==> flow/design.v <==
`timescale 1ns/10ps
module ELA(clk, rst, ready, in_data, data_rd, req, wen, addr, data_wr, done);
	input				clk;
	input				rst;
	input				ready;
	input		[7:0]	in_data;
	input		[7:0]	data_rd;
	output reg			req;
	output reg			wen;
	output reg	[12:0]	addr;
	output reg	[7:0]	data_wr;
	output reg			done;
localparam IDLE = 3'd0, LOAD = 3'd1, OUT_PINK = 3'd2, OUT_BLUE = 3'd3, FINISH = 3'd4;
reg [2:0] state, next_state;
reg [5:0] count_row;
reg [6:0] count_column;
reg [7:0] U [0:127];	 
reg [7:0] L [0:127];	 
reg [7:0] D1, D2, D3;
integer i;
wire last_col = (count_column == 7'd127);
wire shift_in = (state == LOAD) || (state == OUT_PINK && !last_col);
wire rotate   = (state == OUT_BLUE);
function [7:0] avg;
	input [7:0] a, b;
	reg [8:0] s;
	begin
		s = {1'b0, a} + {1'b0, b};
		avg = s[8:1];
	end
endfunction
function [7:0] absd;
	input [7:0] a, b;
	begin
		absd = (a >= b) ? a - b : b - a;
	end
endfunction
always @(*) begin
	next_state = state;
	case(state)
		IDLE:     if(ready) next_state = LOAD;
		LOAD:     next_state = OUT_PINK;
		OUT_PINK: if(last_col) next_state = (count_row < 6'd2) ? LOAD : OUT_BLUE;
		OUT_BLUE: if(last_col) next_state = (count_row == 6'd32) ? FINISH : LOAD;
		default:  next_state = state;
	endcase
end
always @(posedge clk or posedge rst) begin
	if(rst) begin
		state <= IDLE;
		count_row <= 6'd0;
		count_column <= 7'd0;
	end
	else begin
		state <= next_state;
		if(state == LOAD)
			count_row <= count_row + 6'd1;
		if(state == OUT_PINK || state == OUT_BLUE)
			count_column <= count_column + 7'd1;
		else
			count_column <= 7'd0;
	end
end
always @(posedge clk) begin
	if(shift_in || rotate) begin
		for(i = 0; i < 127; i = i + 1) begin
			U[i] <= U[i + 1];
			L[i] <= L[i + 1];
		end
		U[127] <= rotate ? U[0] : L[0];
		L[127] <= rotate ? L[0] : in_data;
	end
	if(rotate) begin
		D1 <= absd(U[0], L[2]);
		D2 <= absd(U[1], L[1]);
		D3 <= absd(U[2], L[0]);
	end
end
reg [7:0] x, y, a, b, m, blue;
always @(*) begin
	x = U[0];
	y = L[0];
	if((D2 <= D1) && (D2 <= D3)) begin
		a = U[0]; b = L[0];
	end
	else if((D1 <= D2) && (D1 <= D3)) begin
		a = U[127]; b = L[1];
	end
	else begin
		a = U[1]; b = L[127];
	end
	if(count_column == 7'd0 || last_col) begin
		a = U[0]; b = L[0];
	end
	m = avg(a, b);
	if(((x >= m) && (x < y)) || ((x < m) && (x >= y)))
		blue = x;
	else if(((y >= m) && (y < x)) || ((y < m) && (y >= x)))
		blue = y;
	else
		blue = m;
end
always @(*) begin
	req = (state == LOAD);
	wen = (state == OUT_PINK) || (state == OUT_BLUE);
	done = (state == FINISH);
	addr = 13'd0;
	data_wr = 8'd0;
	if(state == OUT_PINK) begin
		addr = {count_row[4:0] - 5'd1, 1'b0, count_column};
		data_wr = L[127];
	end
	else if(state == OUT_BLUE) begin
		addr = {count_row[4:0] - 5'd2, 1'b1, count_column};
		data_wr = blue;
	end
end
endmodule
--- tool output ---
From RTL to reports: ELA
Module ELA before and after one edit of its RTL, step after step.
Lines under "before" count in the file above, lines under "after" in the edited file.
"change" is "after" less "before", of the values as shown.
Library cell names are shortened.
{"block": "inputs", "top_module": "ELA", "clk_port": "clk", "cell_library": "sky130hd", "lib_corner": "tt_025C_1v80"}

The edit
Unified diff, file above to edited file.
The edit is scripted: it alters the design's behaviour and was not made to optimise anything.
begin of diff
@@ -69,5 +69,5 @@
 		end
 		U[127] <= rotate ? U[0] : L[0];
-		L[127] <= rotate ? L[0] : in_data;
+		L[127] <= in_data;
 	end
 	if(rotate) begin
end of diff

Word-level counts
Source: Yosys, flattened and elaborated. Widths are those after wreduce. Registers that Yosys merges into a memory's read port (data or address) are not register bits. Print and check cells do not count. Equal cells are merged and count once.
{"block": "word_totals", "element": "output_inout_bits", "before": 24, "after": 24, "change": 0}
{"block": "word_totals", "element": "register_bits", "before": 2088, "after": 2088, "change": 0}
{"block": "word_totals", "element": "inputBits", "before": 19, "after": 19, "change": 0}
{"block": "word_totals", "element": "elab_cells", "before": 340, "after": 339, "change": -1}
{"block": "op_classes", "element": "addsub", "before": 11, "after": 11, "change": 0}
{"block": "op_classes", "element": "mux", "before": 24, "after": 23, "change": -1}
{"block": "op_classes", "element": "reduce_and_logical", "before": 18, "after": 18, "change": 0}
{"block": "op_classes", "element": "n_eq", "before": 9, "after": 9, "change": 0}
{"block": "op_classes", "element": "cmp", "before": 16, "after": 16, "change": 0}
{"block": "ops", "operator": "8-bit two-way mux", "before": 15, "after": 14, "change": -1}
Operator kinds equal on both sides are left out: 28.

Depth
Depth = most cells in a row (Yosys ltp): at word level without a register or memory, in the mapped netlist without a sequential cell, where the memories' decode and read muxes count.
{"block": "logic_depth", "element": "ltp_word", "before": 13, "after": 13, "change": 0}
{"block": "logic_depth", "element": "ABC_AREA", "before": "0", "after": "0"}
{"block": "logic_depth", "element": "depth_mapped", "before": 25, "after": 25, "change": 0}
{"block": "logic_depth", "element": "mapped_depth_nobuf", "before": 24, "after": 23, "change": -1}

Synthesis result
The flow's flattened synthesis, as Yosys stat reports it; memories are mapped. The netlist is that of the ABC_AREA named above (0 if unset); the other value can give another one.
{"block": "synth_totals", "element": "mapped_cells", "before": 2767, "after": 2728, "change": -39}
{"block": "synth_totals", "element": "n_buf", "before": 16, "after": 16, "change": 0}
{"block": "synth_totals", "element": "mapped_area_um2", "before": 67522.3, "after": 67237.0, "change": -285.3}
{"block": "synth_totals", "element": "ffs", "before": 2090, "after": 2090, "change": 0}
{"block": "types", "type": "mux2i_1", "before": 23, "after": 37, "change": 14}
{"block": "types", "type": "nand2_1", "before": 57, "after": 45, "change": -12}
{"block": "types", "type": "mux2_2", "before": 14, "after": 4, "change": -10}
{"block": "types", "type": "nor2_1", "before": 57, "after": 49, "change": -8}
{"block": "types", "type": "o31ai_1", "before": 2, "after": 10, "change": 8}
{"block": "types", "type": "inv_1", "before": 89, "after": 82, "change": -7}
{"block": "types", "type": "a21o_1", "before": 21, "after": 28, "change": 7}
{"block": "types", "type": "nor2b_1", "before": 16, "after": 23, "change": 7}
{"block": "types", "type": "o221ai_1", "before": 8, "after": 1, "change": -7}
{"block": "types", "type": "nor3_1", "before": 6, "after": 13, "change": 7}
{"block": "types", "type": "mux2_4", "before": 6, "after": 0, "change": -6}
{"block": "types", "type": "a31oi_1", "before": 7, "after": 2, "change": -5}
{"block": "types", "type": "clkbuf_1", "before": 10, "after": 14, "change": 4}
{"block": "types", "type": "a2111oi_0", "before": 0, "after": 4, "change": 4}
{"block": "types", "type": "o21ai_0", "before": 39, "after": 36, "change": -3}
{"block": "types", "type": "xnor2_1", "before": 21, "after": 18, "change": -3}
{"block": "types", "type": "nand4_1", "before": 13, "after": 10, "change": -3}
{"block": "types", "type": "xor2_1", "before": 11, "after": 14, "change": 3}
Cell types equal on both sides are left out: 9.
The list need not be complete.

Timing after synthesis
OpenSTA on the mapped netlist: ideal clock, no wires. The path of least setup slack (recovery checks aside). Input and output delay are each 20% of the period. Register names are those of the netlist, which keeps one name where synthesis merged equal registers.
{"block": "synth_timing", "element": "path_type", "before": "reg2reg", "after": "reg2reg"}
{"block": "synth_timing", "element": "startpoint", "before": "register state", "after": "register state"}
{"block": "synth_timing", "element": "endpoint", "before": "register L[0][0]", "after": "register L[0][0]"}
{"block": "synth_timing", "element": "path_slack_ps", "before": -18463, "after": -18481, "change": -18}
{"block": "synth_timing", "element": "t_required_ps", "before": 6899, "after": 6899, "change": 0}
{"block": "synth_timing", "element": "setup_ps", "before": 1601, "after": 1601, "change": 0}
{"block": "synth_timing", "element": "path_stages", "before": 3, "after": 3, "change": 0}
{"block": "synth_timing", "element": "n_path_buf", "before": 1, "after": 1, "change": 0}
{"block": "synth_timing", "element": "arrival_ps", "before": 25363, "after": 25381, "change": 18}
{"block": "synth_timing", "element": "clock_period_ps", "before": 8500, "after": 8500, "change": 0}
{"block": "synth_timing", "element": "path_delay_ps", "before": 26964, "after": 26982, "change": 18}
{"block": "synth_timing", "element": "period_less_setup_slack_ps", "before": 26963, "after": 26981, "change": 18}
"path_delay_ps" = arrival - input delay + setup time.
"path_stages" counts driving pins, that of a launching flip-flop among them; a cell with two outputs on the path counts twice.
"period_less_setup_slack_ps" is the clock period less the worst setup slack; recovery checks do not enter. This is arithmetic on one report: input and output delays are still those of the set period (20% each).
An end named without its bit number is one bit of that signal or, where synthesis recoded a state register, one of its new flip-flops.
Between the ends stands the longest chain of elaborated cells between them, by number of cells; it is not shown to be the way that was timed. Of several equally long chains one is given.
A line is the first line of the expression or statement that the cell stems from. Yosys adds cells for indexed reads and writes and turns some case tables into memories.
{"block": "synth_between_before", "path_cell_list": "dfrtp_1 clkbuf_1 or2_2", "elab_chain_cells": 4}
{"block": "synth_rtl_before", "element": "start, declared", "line": 14, "rtl": "reg [2:0] state, next_state;"}
{"block": "synth_rtl_before", "element": "start, assigned", "line": 50, "rtl": "state <= IDLE;"}
{"block": "synth_rtl_before", "element": "start, assigned", "line": 55, "rtl": "state <= next_state;"}
{"block": "synth_rtl_before", "element": "3-bit by 2-bit == test with 1-bit output", "line": 22, "rtl": "wire shift_in = (state == LOAD) || (state == OUT_PINK && !last_col);"}
{"block": "synth_rtl_before", "element": "1-bit logical AND", "line": 22}
{"block": "synth_rtl_before", "element": "1-bit logical OR", "line": 22}
{"block": "synth_rtl_before", "element": "1-bit logical OR", "line": 65, "rtl": "if(shift_in || rotate) begin"}
{"block": "synth_rtl_before", "element": "end, assigned", "line": 68, "rtl": "L[i] <= L[i + 1];"}
{"block": "synth_rtl_before", "element": "end, declared", "line": 18, "rtl": "reg [7:0] L [0:127];"}
{"block": "synth_between_after", "path_cell_list": "dfrtp_1 clkbuf_1 or2_2", "elab_chain_cells": 4}
{"block": "synth_rtl_after", "element": "start, declared", "line": 14, "rtl": "reg [2:0] state, next_state;"}
{"block": "synth_rtl_after", "element": "start, assigned", "line": 50, "rtl": "state <= IDLE;"}
{"block": "synth_rtl_after", "element": "start, assigned", "line": 55, "rtl": "state <= next_state;"}
{"block": "synth_rtl_after", "element": "3-bit by 2-bit == test with 1-bit output", "line": 22, "rtl": "wire shift_in = (state == LOAD) || (state == OUT_PINK && !last_col);"}
{"block": "synth_rtl_after", "element": "1-bit logical AND", "line": 22}
{"block": "synth_rtl_after", "element": "1-bit logical OR", "line": 22}
{"block": "synth_rtl_after", "element": "1-bit logical OR", "line": 65, "rtl": "if(shift_in || rotate) begin"}
{"block": "synth_rtl_after", "element": "end, assigned", "line": 68, "rtl": "L[i] <= L[i + 1];"}
{"block": "synth_rtl_after", "element": "end, declared", "line": 18, "rtl": "reg [7:0] L [0:127];"}

Timing after layout
From the final timing report of the runs of pair A: the path of least setup slack in the routed layout; clock arrival at registers is part of the times.
The report prints the path's times to 10 ps; the period is as set.
{"block": "layout_timing", "element": "path_type", "before": "reg2out", "after": "reg2out"}
{"block": "layout_timing", "element": "startpoint", "before": "register D2[3]", "after": "register D1[7]"}
{"block": "layout_timing", "element": "endpoint", "before": "output data_wr[7]", "after": "output data_wr[2]"}
{"block": "layout_timing", "element": "n_path_buf", "before": 5, "after": 2, "change": -3}
{"block": "layout_timing", "element": "path_slack_ps", "before": 260, "after": 290, "change": 30}
{"block": "layout_timing", "element": "t_required_ps", "before": 6800, "after": 6800, "change": 0}
{"block": "layout_timing", "element": "path_stages", "before": 28, "after": 24, "change": -4}
{"block": "layout_timing", "element": "clock_period_ps", "before": 8500, "after": 8500, "change": 0}
{"block": "layout_timing", "element": "out_delay_ps", "before": 1700, "after": 1700, "change": 0}
{"block": "layout_timing", "element": "arrival_ps", "before": 6540, "after": 6510, "change": -30}
Between the ends stands the longest chain of elaborated cells between them, by number of cells; it is not shown to be the way that was timed. Of several equally long chains one is given.
{"block": "layout_between_before", "path_cell_list": "edfxtp_1 inv_1 ha_1 nand4_1 a31oi_4 o211a_4 nor2_4 buf_6 nor2_1 a21oi_2 buf_4 fa_2 a21o_1 a21oi_2 o21bai_1 a21oi_2 o21bai_1 a21oi_2 ha_4 nand4_1 a211oi_2 a21oi_4 mux2i_4 buf_4 mux2_4 o221ai_4 buf_6 clkdlybuf4s50_1", "elab_chain_cells": 13}
{"block": "layout_rtl_before", "element": "start, declared", "line": 19, "rtl": "reg [7:0] D1, D2, D3;"}
{"block": "layout_rtl_before", "element": "start, assigned", "line": 75, "rtl": "D2 <= absd(U[1], L[1]);"}
{"block": "layout_rtl_before", "element": "8-bit <= comparator", "line": 86, "rtl": "else if((D1 <= D2) && (D1 <= D3)) begin"}
{"block": "layout_rtl_before", "element": "1-bit logical AND", "line": 86}
{"block": "layout_rtl_before", "element": "8-bit two-way mux", "line": 86}
{"block": "layout_rtl_before", "element": "8-bit two-way mux", "line": 83, "rtl": "if((D2 <= D1) && (D2 <= D3)) begin"}
{"block": "layout_rtl_before", "element": "8-bit two-way mux", "line": 92, "rtl": "if(count_column == 7'd0 || last_col) begin"}
{"block": "layout_rtl_before", "element": "8-bit by 8-bit adder with 9-bit output", "line": 28, "rtl": "s = {1'b0, a} + {1'b0, b};"}
{"block": "layout_rtl_before", "element": "8-bit >= comparator", "line": 98, "rtl": "else if(((y >= m) && (y < x)) || ((y < m) && (y >= x)))"}
{"block": "layout_rtl_before", "element": "1-bit logical AND", "line": 98}
{"block": "layout_rtl_before", "element": "1-bit logical OR", "line": 98}
{"block": "layout_rtl_before", "element": "8-bit two-way mux", "line": 98}
{"block": "layout_rtl_before", "element": "8-bit two-way mux", "line": 96, "rtl": "if(((x >= m) && (x < y)) || ((x < m) && (x >= y)))"}
{"block": "layout_rtl_before", "element": "8-bit two-way mux", "line": 113, "rtl": "else if(state == OUT_BLUE) begin"}
{"block": "layout_rtl_before", "element": "8-bit two-way mux", "line": 109, "rtl": "if(state == OUT_PINK) begin"}
{"block": "layout_rtl_before", "element": "end, declared", "line": 11, "rtl": "output reg [7:0] data_wr;"}
{"block": "layout_between_after", "path_cell_list": "edfxtp_1 ha_1 a21oi_1 o21ai_0 o22a_2 nor2_4 mux2i_2 a21oi_2 ha_1 a21o_1 a21oi_2 xor2_1 buf_4 ha_1 o21a_1 o21ai_0 nand2b_1 a41oi_2 maj3_1 or4b_4 a31oi_4 and2_4 a21o_1 clkdlybuf4s50_1", "elab_chain_cells": 13}
{"block": "layout_rtl_after", "element": "start, declared", "line": 19, "rtl": "reg [7:0] D1, D2, D3;"}
{"block": "layout_rtl_after", "element": "start, assigned", "line": 74, "rtl": "D1 <= absd(U[0], L[2]);"}
{"block": "layout_rtl_after", "element": "8-bit <= comparator", "line": 86, "rtl": "else if((D1 <= D2) && (D1 <= D3)) begin"}
{"block": "layout_rtl_after", "element": "1-bit logical AND", "line": 86}
{"block": "layout_rtl_after", "element": "8-bit two-way mux", "line": 86}
{"block": "layout_rtl_after", "element": "8-bit two-way mux", "line": 83, "rtl": "if((D2 <= D1) && (D2 <= D3)) begin"}
{"block": "layout_rtl_after", "element": "8-bit two-way mux", "line": 92, "rtl": "if(count_column == 7'd0 || last_col) begin"}
{"block": "layout_rtl_after", "element": "8-bit by 8-bit adder with 9-bit output", "line": 28, "rtl": "s = {1'b0, a} + {1'b0, b};"}
{"block": "layout_rtl_after", "element": "8-bit >= comparator", "line": 98, "rtl": "else if(((y >= m) && (y < x)) || ((y < m) && (y >= x)))"}
{"block": "layout_rtl_after", "element": "1-bit logical AND", "line": 98}
{"block": "layout_rtl_after", "element": "1-bit logical OR", "line": 98}
{"block": "layout_rtl_after", "element": "8-bit two-way mux", "line": 98}
{"block": "layout_rtl_after", "element": "8-bit two-way mux", "line": 96, "rtl": "if(((x >= m) && (x < y)) || ((x < m) && (x >= y)))"}
{"block": "layout_rtl_after", "element": "8-bit two-way mux", "line": 113, "rtl": "else if(state == OUT_BLUE) begin"}
{"block": "layout_rtl_after", "element": "8-bit two-way mux", "line": 109, "rtl": "if(state == OUT_PINK) begin"}
{"block": "layout_rtl_after", "element": "end, declared", "line": 11, "rtl": "output reg [7:0] data_wr;"}

Measured runs
Runs of the flow (Yosys, OpenROAD) on both versions; the two runs of a pair have the same settings. The constraints put input and output delay at 20% of the set period each and load the outputs with 0.01 pF.
{"block": "flow_settings_pair_A", "CORE_UTILIZATION": 40, "period_ns": 8.5, "CAP_MARGIN": 20, "CORE_MARGIN": 2, "SLEW_MARGIN": 20}
{"block": "measured_pair_A", "element": "synthesis_area_um2", "before": 67522.3, "after": 67237.0, "change": -285.3}
{"block": "measured_pair_A", "element": "design_die_area_um2", "before": 172109.0, "after": 171388.0, "change": -721.0}
{"block": "measured_pair_A", "element": "stdcell_area_um2", "before": 76991.3, "after": 77035.1, "change": 43.8}
{"block": "measured_pair_A", "element": "ws_setup_ps", "before": 257, "after": 295, "change": 38}
{"block": "measured_pair_A", "element": "period_reached_ps", "before": 8243, "after": 8205, "change": -38}
{"block": "measured_pair_A", "element": "final_setup_tns_ps", "before": 0, "after": 0, "change": 0}
{"block": "measured_pair_A", "element": "hold_ws_ps", "before": 403, "after": 372, "change": -31}
{"block": "flow_settings_pair_B", "ABC_AREA": 1, "CELL_PAD_IN_SITES_DETAIL_PLACEMENT": 2, "CELL_PAD_IN_SITES_GLOBAL_PLACEMENT": 0, "CORE_MARGIN": 2, "CORE_UTILIZATION": 37, "MAX_ROUTING_LAYER": "met5", "MIN_ROUTING_LAYER": "met2", "PLACE_DENSITY_LB_ADDON": 0.13, "SETUP_SLACK_MARGIN": 0.9, "SLEW_MARGIN": 10, "period_ns": 8.34, "CAP_MARGIN": 20}
{"block": "measured_pair_B", "element": "synthesis_area_um2", "before": 67442.2, "after": 67348.3, "change": -93.9}
{"block": "measured_pair_B", "element": "design_die_area_um2", "before": 185709.0, "after": 185451.0, "change": -258.0}
{"block": "measured_pair_B", "element": "stdcell_area_um2", "before": 79407.4, "after": 79009.5, "change": -397.9}
{"block": "measured_pair_B", "element": "ws_setup_ps", "before": 956, "after": 1048, "change": 92}
{"block": "measured_pair_B", "element": "period_reached_ps", "before": 7384, "after": 7292, "change": -92}
{"block": "measured_pair_B", "element": "final_setup_tns_ps", "before": 0, "after": 0, "change": 0}
{"block": "measured_pair_B", "element": "hold_ws_ps", "before": 403, "after": 393, "change": -10}
"period_reached_ps" is the run's clock period less its worst setup slack. It is reckoned from that one timing run; input and output delays stay at 20% of the period that was set.
--- end ---
